==> flow/design.v <==
`timescale 1ns / 1ps
module JC_block(
    input [15:0] jmp_address_pm,
    input [15:0] current_address,
    input [5:0] op,
    input [1:0] flag_ex,
    input interrupt,
    input clk,
    input reset,
    output [15:0] jmp_loc,
    output pc_mux_sel
    );
    wire JV;
    wire JNV;
    wire JZ;
    wire JNZ;
    wire JMP;
    wire RET;
    wire [1:0] flag_mux_1;
    wire [1:0] flag_mux_2;
    reg [1:0] flag_reg;
    wire [15:0] nxt_address;
    wire [15:0] current_address_mux;
    reg [15:0] current_address_reg;
    wire [15:0] jmp_address_mux;
    reg F1;
    reg F2;
    assign JV =  ~op[5] & op[4] & op[3] & op[2] & ~op[1] & ~op[0] ;  
    assign JNV = ~op[5] & op[4] & op[3] & op[2] & ~op[1] & op[0] ;  
    assign JZ =  ~op[5] & op[4] & op[3] & op[2] & op[1] & ~op[0] ;  
    assign JNZ = ~op[5] & op[4] & op[3] & op[2] & op[1] & op[0] ;  
    assign JMP = ~op[5] & op[4] & op[3] & ~op[2] & ~op[1] & ~op[0] ;
    assign RET = ~op[5] & op[4] & ~op[3] & ~op[2] & ~op[1] & ~op[0] ;
    assign flag_mux_1 = (F2) ? flag_ex : flag_reg ;
    assign flag_mux_2 = (RET) ? flag_reg : flag_ex ;
    assign nxt_address = current_address + 1;
    assign current_address_mux = (interrupt)? nxt_address : current_address_reg ;
    assign jmp_address_mux = (F1) ? 'hf0000 : jmp_address_pm;
    assign jmp_loc = (RET) ? current_address_reg : jmp_address_mux ;
    assign pc_mux_sel = ( JV & flag_mux_2[0] ) | ( ~flag_mux_2[0] & JNV ) | ( JZ & flag_mux_2[1] ) | ( ~flag_mux_2[1] & JNZ ) | JMP | RET | F1 ;
    always @(posedge clk ) begin
        if (reset) begin
            flag_reg <= flag_mux_1 ;
            current_address_reg <= current_address_mux ;
            F1 <= interrupt;
            F2 <= interrupt;  
        end
        else begin
            flag_reg <= 0 ;
            current_address_reg <= 0 ;
            F1 <= 0 ;
            F2 <= 0 ;
        end
    end
endmodule  
`timescale 1ns / 1ps
module stall_control_block(
    input [5:0] op,
    input clk,
    input reset,
    output stall,
    output reg stall_pm
    );
    wire HLT;
    wire ld;
    wire JUMP;
    reg ldD0;
    reg jumpD0;
    reg jumpD1;
    assign HLT = op[0] & (~op[1]) & (~op[2]) & (~op[3]) & op[4] & (~op[5]);
    assign ld  = (~op[0]) & (~op[1]) & op[2] & (~op[3]) & op[4] & (~op[5]) & (~ldD0);
    assign JUMP = op[2] & op[3] & op[4] & (~op[5]) &( ~jumpD1);
    assign stall = HLT | ld | JUMP;
    always @(posedge clk)
    begin
			if(reset)begin
					ldD0 <= ld;
					jumpD0 <= JUMP;
					jumpD1 <= jumpD0;
					stall_pm <= stall;
            end
			else begin
					ldD0 <= 0;
					jumpD0 <= 0;
					jumpD1 <= 0;
					stall_pm <= 0;
			end
     end
endmodule
`timescale 1ns / 1ps
module program_memory_block(
    output [31:0] ins,
    output [15:0] current_address,
    input [15:0] jmp_loc,
    input pc_mux_sel,
    input [31:0] pm_rdata,
    input stall,
    input stall_pm,
    input reset,
    input clk
    );
    wire [31:0] PM_out;
    wire [15:0] hold_address_tmp;
    wire [15:0] next_address_tmp;
    wire [31:0] ins_prv_tmp;
	wire [31:0] ins_pm;
    assign PM_out = pm_rdata;
    reg [15:0] hold_address;
    reg [15:0] next_address;
    wire [15:0] CAJ;
    wire [15:0] CAR; 
    reg [31:0] ins_prv;
    assign CAJ = (stall == 1'b0) ? next_address : hold_address;
    assign CAR = (pc_mux_sel == 1'b0) ? CAJ : jmp_loc;
    assign current_address  = (reset == 1'b0) ? 16'b0 : CAR;
    assign ins_pm = (stall_pm == 1'b0) ? PM_out : ins_prv;
    assign ins = (reset == 1'b0) ? 32'b0 : ins_pm;
    assign hold_address_tmp = (reset == 1'b0) ? 16'b0 : current_address;
    assign next_address_tmp = (reset == 1'b0) ? 16'b0 : current_address + 16'b0000000000000001;
    assign ins_prv_tmp = (reset == 1'b0) ? 32'b0 : ins;
    always @ (posedge clk) begin
    if(reset)
       begin
            hold_address <= hold_address_tmp;
            next_address <= next_address_tmp;
            ins_prv <= ins_prv_tmp;
       end
       else begin
            hold_address <= 0;
            next_address <= 0;
            ins_prv <= 0;
       end
    end
endmodule
`timescale 1ns / 1ps
module Register_Bank_Block(
     input [15:0] ans_ex,
    input [15:0] ans_dm,
    input [15:0] ans_wb,
    input [15:0] imm,
    input [4:0] RA,
    input [4:0] RB,
    input [4:0] RW_dm,
    input [1:0] mux_sel_A,
    input [1:0] mux_sel_B,
    input imm_sel,
    input clk,
    output [15:0] A,
    output [15:0] B
    );
reg [15:0] RegBank [31:0];
reg [15:0] AR;
reg [15:0] BR;
wire [15:0] BI;
always @(posedge clk)
begin  
        AR <= RegBank[RA];
        BR <= RegBank[RB];
        RegBank[RW_dm] <= ans_dm;
end
assign A = (mux_sel_A == 2'b00) ? AR :
    (mux_sel_A == 2'b01) ? ans_ex :
    (mux_sel_A == 2'b10) ? ans_dm :
    (mux_sel_A == 2'b11) ? ans_wb : 0 ;
assign BI = (mux_sel_B == 2'b00) ? BR :
    (mux_sel_B == 2'b01) ? ans_ex :
    (mux_sel_B == 2'b10) ? ans_dm :
    (mux_sel_B == 2'b11) ? ans_wb : 0 ;
assign B = (imm_sel == 1'b0) ? BI : imm ;
endmodule
`timescale 1ns / 1ps
module execution_block(input [15:0] A,
                       input [15:0] B,
                       input [15:0] data_in,
                       input [5:0] op_dec,
                       input clk,
                       input reset,
                       output reg [15:0] ans_ex,
                       output reg [15:0] DM_data,
                       output reg [15:0] data_out,
                       output [1:0] flag_ex);
    wire [15:0] ans_tmp;
    wire [15:0] data_out_buff;
    reg [1:0] flag_prv;
    assign {flag_ex[0], ans_tmp} = (op_dec == 6'b000000) ? A + B :   
                                   (op_dec == 6'b000001) ? A + (~B) + 1 :   
                                   (op_dec == 6'b000010) ? {1'b0, B} :   
                                   (op_dec == 6'b000100) ? {1'b0, A & B} :   
                                   (op_dec == 6'b000101) ? {1'b0, A | B} :   
                                   (op_dec == 6'b000110) ? {1'b0, A ^ B} :   
                                   (op_dec == 6'b000111) ? {1'b0, ~B} :   
                                   (op_dec == 6'b001000) ? A + B :   
                                   (op_dec == 6'b001001) ? A + (~B) + 1 :   
                                   (op_dec == 6'b001010) ? {1'b0, B} :   
                                   (op_dec == 6'b001100) ? {1'b0, A & B} :   
                                   (op_dec == 6'b001101) ? {1'b0, A | B} :   
                                   (op_dec == 6'b001110) ? {1'b0, A ^ B} :   
                                   (op_dec == 6'b001111) ? {1'b0, ~B} :   
                                   (op_dec == 6'b010000) ? {1'b0, ans_ex} :   
                                   (op_dec == 6'b010001) ? {1'b0, ans_ex} :   
                                   (op_dec == 6'b010100) ? {1'b0, A} :   
                                   (op_dec == 6'b010101) ? {1'b0, A} :   
                                   (op_dec == 6'b010110) ? {1'b0, data_in} :   
                                   (op_dec == 6'b010111) ? {1'b0, ans_ex} :   
                                   (op_dec == 6'b011000) ? {1'b0, ans_ex} :   
                                   (op_dec == 6'b011001) ? {1'b0, A << B} :   
                                   (op_dec == 6'b011010) ? {1'b0, A >> B} :   
                                   (op_dec == 6'b011011) ? {1'b0, $signed(A) >>> B} :   
                                   (op_dec == 6'b011100) ? {flag_prv[0], ans_ex} :   
                                   (op_dec == 6'b011101) ? {flag_prv[0], ans_ex} :   
                                   (op_dec == 6'b011110) ? {flag_prv[0], ans_ex} :   
                                   (op_dec == 6'b011111) ? {flag_prv[0], ans_ex} :   
                                   {1'b0, 16'b0};   
    assign data_out_buff = (op_dec == 6'b010111) ? A : 0;   
    assign flag_ex[1] = (op_dec >= 6'b011100) ? flag_prv[1]:
                        (op_dec >= 6'b010000 & op_dec != 6'b010111) ? 0:
                         (ans_ex == 0) ? 1'b1 : 0;
    always @(posedge clk) begin
        if (reset) begin
            ans_ex <= ans_tmp;
            data_out <= data_out_buff;
            DM_data <= B;
            flag_prv <= flag_ex;
        end
        else begin
            ans_ex <= 0;
            data_out <= 0;
            DM_data <= 0;
            flag_prv <= 0;
        end
    end
endmodule  
`timescale 1ns / 1ps
module Data_Memory_Block(
    input [15:0] ans_ex,
    input [15:0] DM_data,
    input mem_rw_ex,
    input mem_en_ex,
    input mem_mux_sel_dm,
    input reset,
    input clk,
    output dm_en,
    output dm_we,
    output [15:0] dm_addr,
    output [15:0] dm_wdata,
    input [15:0] dm_rdata,
    output [15:0] ans_dm
    );
reg [15:0] Ex_out;
wire [15:0] DM_out;
assign dm_en = mem_en_ex;
assign dm_we = mem_rw_ex;
assign dm_addr = ans_ex;
assign dm_wdata = DM_data;
assign DM_out = dm_rdata;
always @(posedge clk)
begin
    if(reset)
       begin
            Ex_out <= ans_ex;
       end
       else begin
            Ex_out <= 0;
       end
end
assign ans_dm = (mem_mux_sel_dm == 1'b0)? Ex_out : DM_out;
endmodule
`timescale 1ns / 1ps
module dc_block(
input [31:0]ins,
input clk,
input reset,
output reg [15:0] imm,
output reg[5:0]op_dec,
output [4:0] RW_dm,
output [1:0] mux_sel_A,
output [1:0] mux_sel_B,
output reg imm_sel,
output reg mem_en_ex,
output reg mem_rw_ex,
output reg mem_mux_sel_dm
    );
wire JMP,Cond_J,LD_fb,Imm,ld,ST;
reg ld_dff,st_dff,lower_dff;
assign JMP = (~ins[31] && ins[30] && ins[29] && ~ins[28] && ~ins[27] && ~ins[26]);
assign Cond_J = (~ins[31] && ins[30] && ins[29] && ins[28]);
assign LD_fb = (~ins[31] && ins[30] && ~ins[29] && ins[28] && ~ins[27] && ~ins[26] && ~ld_dff);
assign Imm = (~ins[31] && ~ins[30] && ins[29]);
assign ld = (~ins[31] && ins[30] && ~ins[29] && ins[28] && ~ins[27] && ~ins[26]);
assign ST = (~ins[31] && ins[30] && ~ins[29] && ins[28] && ~ins[27] && ins[26]);
wire [5:0]op_dec_tmp;
wire [14:0]extendand;
wire [14:0]extend;
assign op_dec_tmp = (reset==0?5'b0:ins[31:26]);
wire JCnor,ld_fb_dff_tmp;
reg ld_fb_dff;
assign JCnor = ~(JMP || Cond_J || ld_dff);
assign ld_fb_dff_tmp  = (reset==0?0:ld_fb_dff);
assign extend = (JCnor==0?15'b0:15'b111111111111111);
assign extendand[0] = (extend[0] && ins[11]);    
assign extendand[1] = (extend[1] && ins[12]); 
assign extendand[2] = (extend[2] && ins[13]); 
assign extendand[3] = (extend[3] && ins[14]); 
assign extendand[4] = (extend[4] && ins[15]); 
assign extendand[5] = (extend[5] && ins[16]); 
assign extendand[6] = (extend[6] && ins[17]); 
assign extendand[7] = (extend[7] && ins[18]); 
assign extendand[8] = (extend[8] && ins[19]); 
assign extendand[9] = (extend[9] && ins[20]); 
assign extendand[10] = (extend[10] && ins[21]); 
assign extendand[11] = (extend[11] && ins[22]); 
assign extendand[12] = (extend[12] && ins[23]); 
assign extendand[13] = (extend[13] && ins[24]); 
assign extendand[14] = (extend[14] && ins[25]); 
wire ldand,ld_dff_tmp,st_dff_tmp,lower_dff_tmp;
assign ldand = (ld && ~ld_dff);
assign ld_dff_tmp = (reset==0?0:ldand);
assign st_dff_tmp = (reset==0?0:ST);
assign lower_dff_tmp = (reset==0?0:ins[26]);
wire loweror,lowerand,ldff1_tmp,ldff2_tmp,ldff3_tmp,ldff4_tmp;
reg ldff_2;
assign loweror = (ld_dff || st_dff);
assign lowerand = (loweror && ~lower_dff);
assign ldff1_tmp = (reset==0?0:lower_dff);
assign ldff2_tmp = (reset==0?0:lowerand);
assign ldff3_tmp = (reset==0?0:loweror);
assign ldff4_tmp = (reset==0?0:ldff_2);
wire immdff_tmp;
assign immdff_tmp = (reset==0?0:Imm);
wire [15:0]immreg_tmp;
assign immreg_tmp = (reset==0?0:ins[15:0]);
reg [4:0]r1,r2,r3,r4,r5,r6;
wire [4:0]r1_tmp,r2_tmp,r3_tmp,r4_tmp,r5_tmp,r6_tmp;
assign r1_tmp = (reset==0?0:extendand[9:5]);
assign r2_tmp = (reset==0?0:extendand[14:10]);
assign r3_tmp = (reset==0?0:r2);
assign r4_tmp = (reset==0?0:r3);
assign r5_tmp = (reset==0?0:r4);
assign r6_tmp = (reset==0?0:extendand[4:0]);
assign RW_dm = r4;
wire comp1,comp2,comp3,comp4,comp5,comp6;
wire a1,a2,a3,a4;
assign comp1 = (r1==r3?1:0);
assign comp2 = (r1==r4?1:0);
assign comp3 = (r5==r1?1:0);
assign comp4 = (r3==r6?1:0);
assign comp5 = (r6==r4?1:0);
assign comp6 = (r5==r6?1:0);
assign a1 = (~comp1 && comp2);
assign a2 = (~comp1 && ~comp2 && comp3);
assign a3 = (~comp4 && comp5);
assign a4 = (~comp4 && ~comp5 && comp6);
wire [1:0]enc1,enc2;
assign enc1 = ((1 && (comp1==0) && (a1==0) && (a2==0))==1?2'b00:
                ((1 && (comp1==1) && (a1==0) && (a2==0))==1?2'b01:
					 ( (1 && (comp1==0 || comp1==1) && (a1==1) && (a2==0))==1?2'b10:2'b11)));
assign enc2 = ((1 && (comp4==0) && (a3==0) && (a4==0))==1?2'b00:
                ((1 && (comp4==1) && (a3==0) && (a4==0))==1?2'b01:
					 ( (1 && (comp4==0 || comp4==1) && (a3==1) && (a4==0))==1?2'b10:2'b11)));
assign mux_sel_A = enc1;
assign mux_sel_B = enc2;
always @(posedge clk)
begin
op_dec <= op_dec_tmp;
ld_fb_dff <= ld_fb_dff_tmp;
ld_dff <= ld_dff_tmp;
st_dff <= st_dff_tmp;
lower_dff <= lower_dff_tmp;
mem_rw_ex <= ldff1_tmp;
ldff_2 <= ldff2_tmp;
mem_mux_sel_dm <= ldff4_tmp;
mem_en_ex <= ldff3_tmp;
imm_sel <= immdff_tmp;
imm <= immreg_tmp;
r1 <= r1_tmp;
r2 <= r2_tmp;
r3 <= r3_tmp;
r4 <= r4_tmp;
r5 <= r5_tmp;
r6 <= r6_tmp;
end
endmodule
`timescale 1ns / 1ps
module write_back_block(
    input [15:0] ans_dm,
    input clk,
    input reset,
    output reg [15:0] ans_wb
    );
    always @(posedge clk)
    begin
       if(reset)
       begin
            ans_wb  <= ans_dm;
       end
       else begin
            ans_wb <= 0;
       end
    end
endmodule
`timescale 1ns / 1ps
module MIPS(
    input [15:0] data_in,
    input clk,
    input interrupt,
    input reset,
    output [15:0] data_out,
    output [15:0] pm_addr,
    input [31:0] pm_rdata,
    output dm_en,
    output dm_we,
    output [15:0] dm_addr,
    output [15:0] dm_wdata,
    input [15:0] dm_rdata
    );
wire [31:0] ins;
wire [15:0] A;
wire [15:0] B;
wire [15:0] Current_Address;
wire [15:0] ans_ex;
wire [15:0] ans_dm;
wire [15:0] ans_wb;
wire [1:0] mux_sel_A;
wire [1:0] mux_sel_B;
wire imm_sel;
assign pm_addr = Current_Address;
wire stall,stall_pm,pc_mux_sel;
wire [15:0] jmp_loc;
wire [1:0] flag_ex;
wire [15:0] DM_data;
wire [15:0] imm;
wire [5:0] op_dec;
wire [4:0] RW_dm;
wire mem_en_ex,mem_rw_ex,mem_mux_sel_dm;
JC_block jc(
    .jmp_address_pm(ins[14:0]),
    .current_address(Current_Address),
    .op(ins[31:26]),
    .flag_ex(flag_ex),
    .interrupt(interrupt),
    .clk(clk),
    .reset(reset),
    .jmp_loc(jmp_loc),
    .pc_mux_sel(pc_mux_sel)
    );
stall_control_block sc(
    .op(ins[31:26]),
    .clk(clk),
    .reset(reset),
    .stall(stall),
    .stall_pm(stall_pm)
    );
program_memory_block pm(
    .ins(ins),
    .current_address(Current_Address),
    .jmp_loc(jmp_loc),
    .pc_mux_sel(pc_mux_sel),
    .pm_rdata(pm_rdata),
    .stall(stall),
    .stall_pm(stall_pm),
    .reset(reset),
    .clk(clk)
    );
Register_Bank_Block reg_bank(
    .ans_ex(ans_ex),
    .ans_dm(ans_dm),
    .ans_wb(ans_wb),
    .imm(imm),
    .RA(ins[20:16]),
    .RB(ins[15:11]),
    .RW_dm(RW_dm),
    .mux_sel_A(mux_sel_A),
    .mux_sel_B(mux_sel_B),
    .imm_sel(imm_sel),
    .clk(clk),
    .A(A),
    .B(B)
    );
execution_block ex(
		.A(A),
		.B(B),
      .data_in(data_in),
      .op_dec(op_dec),
      .clk(clk),
      .reset(reset),
      .ans_ex(ans_ex),
      .DM_data(DM_data),
      .data_out(data_out),
      .flag_ex(flag_ex)
		);
Data_Memory_Block dm(
	 .ans_ex(ans_ex),
    .DM_data(DM_data),
    .mem_rw_ex(mem_rw_ex),
    .mem_en_ex(mem_en_ex),
    .mem_mux_sel_dm(mem_mux_sel_dm),
    .reset(reset),
    .clk(clk),
    .dm_en(dm_en),
    .dm_we(dm_we),
    .dm_addr(dm_addr),
    .dm_wdata(dm_wdata),
    .dm_rdata(dm_rdata),
    .ans_dm(ans_dm)
    );
dc_block dc(
	 .ins(ins),
    .clk(clk),
	 .reset(reset),
    .imm(imm),
    .op_dec(op_dec),
    .RW_dm(RW_dm),
    .mux_sel_A(mux_sel_A),
    .mux_sel_B(mux_sel_B),
    .imm_sel(imm_sel),
    .mem_en_ex(mem_en_ex),
    .mem_rw_ex(mem_rw_ex),
    .mem_mux_sel_dm(mem_mux_sel_dm)
    );
write_back_block wb(
    .ans_dm(ans_dm),
    .clk(clk),
    .reset(reset),
    .ans_wb(ans_wb)
    );
endmodule
---- Tool chain data of MIPS ----
Tool output for the design above, in the order of the flow.
Lines are those of the file above, counted from 1.
Operators carry their Yosys type and port widths (W data, S select, Z words).
Library cell names are shortened.
The mark - stands for no value.
inputs
  design top .............................. MIPS
  clock ................................... clk
  standard-cell library ................... sky130hd
  timing corner ........................... tt_025C_1v80

---- After elaboration ----
Source: Yosys, flattened and elaborated, memories not mapped. Widths are those after wreduce. Print and check cells do not count.
Yosys's memory passes give these memory sizes; they may raise the number of words (mostly to a power of two), join words into wider ones and drop unused or constant bits.
word-level totals
  word width x clocked read ports ......... 32
  input port bits ......................... 67
  bits in registers ....................... 229
  output and inout port bits .............. 66
  bits in writable memories ............... 512
  memories ................................ 1
  word-level cells ........................ 287
cells by class
  $lt $le $gt $ge ......................... 2
  eq/ne operators ......................... 54
  muxes and demuxes ....................... 62
  shift-type cells ........................ 3
  bitwise operators ....................... 69
  reduce/logical cells .................... 59
  $add $sub $neg .......................... 5
memory list
  name              words  bits a word  read ports  write ports  line  RTL
  reg_bank.RegBank  32     16           2           1            151   reg [15:0] RegBank [31:0];
operator list
  operator                      count
  $mux W17                      28
  $mux W16                      14
  $logic_and A32 B1 Y1 const A  4
  $ne A21 B1 Y1 const B         4
  $eq A6 B5 Y1 const B          14
  $mux W32                      2
  $logic_and A1 B1 Y1           46
  $eq A6 B4 Y1 const B          7
  $and A1 B1 Y1                 36
  $ne A18 B1 Y1 const B         2
  $add A16 B1 Y16 const B       2
  $ne A15 B1 Y1 const B         2
  $eq A5 B5 Y1                  6
  $mux W15                      2
  $eq A6 B3 Y1 const B          4
  $not A1 Y1                    20
  $add A16 B16 Y17              1
  $add A16 B17 Y17              1
  $not A16 Y17                  1
  $add A17 B1 Y17 const B       1
  $and A16 B16 Y16              1
  $or A16 B16 Y16               1
  $xor A16 B16 Y16              1
  $shl A16 B16 Y16              1
  $shr A16 B16 Y16              1
  $sshr A16 B16 Y16             1
  $not A16 Y16                  1
  $logic_not A16 Y1             1
Other operator kinds: 15; their cells: 49.

---- Longest topological paths ----
Yosys ltp: most cells in a row. Word level: on the elaborated netlist, between registers, memories and ports. Mapped: between sequential cells and ports; inverters and the memories' decode and read muxes count.
depth
  word-level depth ........................ 54
  ABC_AREA ................................ 0
  gate-level depth with buffers ........... 34
  gate-level depth less buffers ........... 28

---- After synthesis ----
Source: synth_stat.txt of the flow (Yosys; design flattened, memories mapped). It holds for the ABC_AREA given above (unset counts as 0); a run with the other value may have another netlist.
synthesis totals
  cells in the netlist .................... 4017
  synthesis area .......................... 40452.5 um^2
  flip-flops .............................. 749
  buffers ................................. 305
cells by type
  cell      count
  edfxtp_1  512
  dfxtp_1   237
  nand2_1   818
  mux4_2    128
  nand3_1   259
  a311oi_1  132
  nor2_1    263
  mux2i_1   89
  clkbuf_1  205
  a21oi_1   147
  o21ai_0   134
  ha_1      49
  and3_1    78
  mux2_2    43
  xnor2_1   50
  and2_1    58
  nor3_1    65
  inv_1     85
Other cell types: 80; their cells: 665.
The figures by module come from a second, unflattened synthesis with its own total; it is not the netlist above.
unflattened totals
  cell total of the unflattened synthesis .. 3672
  area (unflattened synthesis) ............ 42361.9 um^2
Rows give one instance, submodules left out.
modules
  module                times used  area (um^2)  cells
  Register_Bank_Block   1           26425.3      1788
  execution_block       1           8001.4       1119
  program_memory_block  1           3191.8       294
  dc_block              1           2013.2       177
  JC_block              1           1167.4       159
  Data_Memory_Block     1           928.4        85
  write_back_block      1           446.7        33
  stall_control_block   1           183.9        16
  MIPS                  1           3.8          1

---- Worst setup path after synthesis ----
Path of least setup slack by OpenSTA after synthesis, without wires, with an ideal clock, recovery checks aside; 20% of the period is set as input and as output delay. Where synthesis merged equal registers, the netlist keeps one of their names.
timing path post-synthesis
  kind .................................... input port to output port
  start ................................... in dm_rdata[0]
  end ..................................... out pm_addr[1]
  path buffers ............................ 5
  external output delay ................... 2.400 ns
  time at the first pin ................... 2.400 ns
  path slack .............................. 2.302 ns
  arrival time ............................ 7.298 ns
  stages .................................. 23
  clock period ............................ 12.0 ns
  data required time ...................... 9.600 ns
  path delay .............................. 4.898 ns
  external input delay .................... 2.400 ns
  synthesis period reached ................ 9.698 ns
"path delay" = arrival - input delay + setup time.
At an output port there is no setup time.
"stages": output pins that drive a net of the path, with the launching flip-flop's if there is one; two outputs of one cell count as two.
"synthesis period reached" is the clock period less the worst setup slack; recovery checks do not enter. This is arithmetic on one report: input and output delays are still those of the set period (20% each).
The rows between start and end are the longest chain of elaborated cells between them; the timing report does not say that the signal goes this way. Where chains are equally long, one stands for them.
Each line given opens the expression or statement behind the cell; cells for indexed reads and writes are added by Yosys, which also makes memories of some case tables.
on the way, post-synthesis
  path through ............................ mux2_2 or3_1 a21oi_1 o31a_1 buf_6 clkinv_2 buf_2 ha_1 inv_1 fa_1 o21bai_1 a21oi_2 o21ai_1 a21oi_2 a31oi_1 or3_1 a221o_1 o21a_1 o21a_4 buf_6 buf_6 clkbuf_1 a211oi_1
  length of the longest elaborated chain .. 28
ends and longest elaborated chain, post-synthesis
  what                       line  RTL
  from (decl)                414   input [15:0] dm_rdata
  $mux W16                   266   assign ans_dm = (mem_mux_sel_dm == 1'b0)? Ex_out : DM_out;
  $mux W16                   167   (mux_sel_B == 2'b10) ? ans_dm :
  $mux W16                   166   (mux_sel_B == 2'b01) ? ans_ex :
  $mux W16                   165   assign BI = (mux_sel_B == 2'b00) ? BR :
  $mux W16                   169   assign B = (imm_sel == 1'b0) ? BI : imm ;
  $not A16 Y17               193   (op_dec == 6'b001001) ? A + (~B) + 1 :
  $add A16 B17 Y17           193
  [9 not listed]             -
  $mux W17                   185   assign {flag_ex[0], ans_tmp} = (op_dec == 6'b000000) ? A + B :
  $mux W2                    35    assign flag_mux_2 = (RET) ? flag_reg : flag_ex ;
  $not A1 Y1                 40    assign pc_mux_sel = ( JV & flag_mux_2[0] ) | ( ~flag_mux_2[0] & JNV ) | ( JZ & flag_mux_2[1] ) | ( ~flag_mux_2 ...
  $and A1 B1 Y1              40
  $or A1 B1 Y1 (6 in a row)  40
  $mux W16                   114   assign CAR = (pc_mux_sel == 1'b0) ? CAJ : jmp_loc;
  $mux W16                   115   assign current_address  = (reset == 1'b0) ? 16'b0 : CAR;
  to (decl)                  408   output [15:0] pm_addr,
Nets of the timed path that keep an RTL name, with a line that drives or declares them; the list need not be complete.
nets with RTL names, path post-synthesis
  net   line
  B[0]  169

---- Worst path after layout ----
From the final timing report of record 1: the path of least setup slack in the routed layout; clock arrival at registers is part of the times.
timing path after layout
  kind .................................... input port to output port
  start ................................... in dm_rdata[0]
  end ..................................... out pm_addr[1]
  external output delay ................... 2.40 ns
  data required time ...................... 9.60 ns
  time at the first pin ................... 2.40 ns
  external input delay .................... 2.40 ns
  path buffers ............................ 2
  stages .................................. 21
  clock period ............................ 12.0 ns
  arrival time ............................ 8.96 ns
  path slack .............................. 0.64 ns
The rows between start and end are the longest chain of elaborated cells between them; the timing report does not say that the signal goes this way. Where chains are equally long, one stands for them.
on the way, after layout
  path through ............................ clkdlybuf4s50_1 mux2_2 or3_1 a21oi_1 o31a_1 clkinv_2 ha_1 inv_1 fa_1 o21bai_1 a21oi_2 o21ai_1 a21oi_2 a31oi_1 or3_1 a221o_1 a41oi_2 o21a_4 nor2b_1 a211oi_1 clkdlybuf4s50_1
  length of the longest elaborated chain .. 28
ends and longest elaborated chain, after layout
  what                       line  RTL
  from (decl)                414   input [15:0] dm_rdata
  $mux W16                   266   assign ans_dm = (mem_mux_sel_dm == 1'b0)? Ex_out : DM_out;
  $mux W16                   167   (mux_sel_B == 2'b10) ? ans_dm :
  $mux W16                   166   (mux_sel_B == 2'b01) ? ans_ex :
  $mux W16                   165   assign BI = (mux_sel_B == 2'b00) ? BR :
  $mux W16                   169   assign B = (imm_sel == 1'b0) ? BI : imm ;
  $not A16 Y17               193   (op_dec == 6'b001001) ? A + (~B) + 1 :
  $add A16 B17 Y17           193
  [9 not listed]             -
  $mux W17                   185   assign {flag_ex[0], ans_tmp} = (op_dec == 6'b000000) ? A + B :
  $mux W2                    35    assign flag_mux_2 = (RET) ? flag_reg : flag_ex ;
  $not A1 Y1                 40    assign pc_mux_sel = ( JV & flag_mux_2[0] ) | ( ~flag_mux_2[0] & JNV ) | ( JZ & flag_mux_2[1] ) | ( ~flag_mux_2 ...
  $and A1 B1 Y1              40
  $or A1 B1 Y1 (6 in a row)  40
  $mux W16                   114   assign CAR = (pc_mux_sel == 1'b0) ? CAJ : jmp_loc;
  $mux W16                   115   assign current_address  = (reset == 1'b0) ? 16'b0 : CAR;
  to (decl)                  408   output [15:0] pm_addr,
Nets of the timed path that keep an RTL name, with a line that drives or declares them; the list need not be complete.
nets with RTL names, path after layout
  net        line
  ans_dm[0]  266

Measured results for MIPS: 4 stored runs of the Yosys and OpenROAD flow on sky130hd. The settings differ; the order carries no meaning. The constraints put input and output delay at 20% of the set period each and load the outputs with 0.01 pF.
"time used up by the worst setup path" = time allowed to the worst setup path (clock period - input delay - output delay, where it has them) - its slack; a late launch clock adds to it, a late capture clock takes from it.
"total power after layout" is the tool's figure for a default switching activity; nothing was simulated.

---- record 1 ----
settings
  CORE_UTILIZATION = 40
  PLACE_DENSITY = 0.6
  period_ns = 12.0
  CAP_MARGIN = 20
  CORE_MARGIN = 2
  SLEW_MARGIN = 20
results
  worst slack on setup checks ............. 0.637 ns
  chip area in the Yosys report ........... 40452.5 um^2
  worst hold slack ........................ 0.417 ns
  setup TNS ............................... 0.000 ns
  die area ................................ 103690.0 um^2
  total power after layout ................ 7.768 mW
  utilization in the final report ......... 0.461
  time used up by the worst setup path .... 6.56 ns
  class of the worst setup path ........... input port to output port

---- record 2 ----
settings
  CORE_UTILIZATION = 40
  PLACE_DENSITY = 0.6
  SETUP_SLACK_MARGIN = -0.32
  period_ns = 11.4
  CAP_MARGIN = 20
  CORE_MARGIN = 2
  SLEW_MARGIN = 20
results
  worst slack on setup checks ............. 0.520 ns
  chip area in the Yosys report ........... 40452.5 um^2
  worst hold slack ........................ 0.427 ns
  setup TNS ............................... 0.000 ns
  die area ................................ 103690.0 um^2
  total power after layout ................ 8.181 mW
  utilization in the final report ......... 0.462
  time used up by the worst setup path .... 6.32 ns
  class of the worst setup path ........... input port to output port

---- record 3 ----
settings
  ABC_AREA = 1
  CAP_MARGIN = 30
  CELL_PAD_IN_SITES_DETAIL_PLACEMENT = 2
  CORE_MARGIN = 10
  CTS_CLUSTER_DIAMETER = 391
  CTS_CLUSTER_SIZE = 52
  GPL_ROUTABILITY_DRIVEN = 0
  GPL_TIMING_DRIVEN = 0
  MAX_ROUTING_LAYER = met4
  MIN_ROUTING_LAYER = met1
  PLACE_DENSITY_LB_ADDON = 0.13
  period_ns = 12.0
  CORE_UTILIZATION = 40
  SLEW_MARGIN = 20
results
  worst slack on setup checks ............. -0.016 ns
  chip area in the Yosys report ........... 40535.1 um^2
  worst hold slack ........................ 0.427 ns
  setup TNS ............................... -0.016 ns
  die area ................................ 114471.0 um^2
  total power after layout ................ 7.297 mW
  utilization in the final report ......... 0.451
  time used up by the worst setup path .... 7.22 ns
  class of the worst setup path ........... input port to output port

---- record 4 ----
settings
  CORE_UTILIZATION = 40
  PLACE_DENSITY = 0.6
  period_ns = 6.8
  CAP_MARGIN = 20
  CORE_MARGIN = 2
  SLEW_MARGIN = 20
results
  worst slack on setup checks ............. -0.405 ns
  chip area in the Yosys report ........... 40452.5 um^2
  worst hold slack ........................ 0.424 ns
  setup TNS ............................... -4.625 ns
  die area ................................ 103690.0 um^2
  total power after layout ................ 14.881 mW
  utilization in the final report ......... 0.498
  time used up by the worst setup path .... 4.48 ns
  class of the worst setup path ........... input port to output port
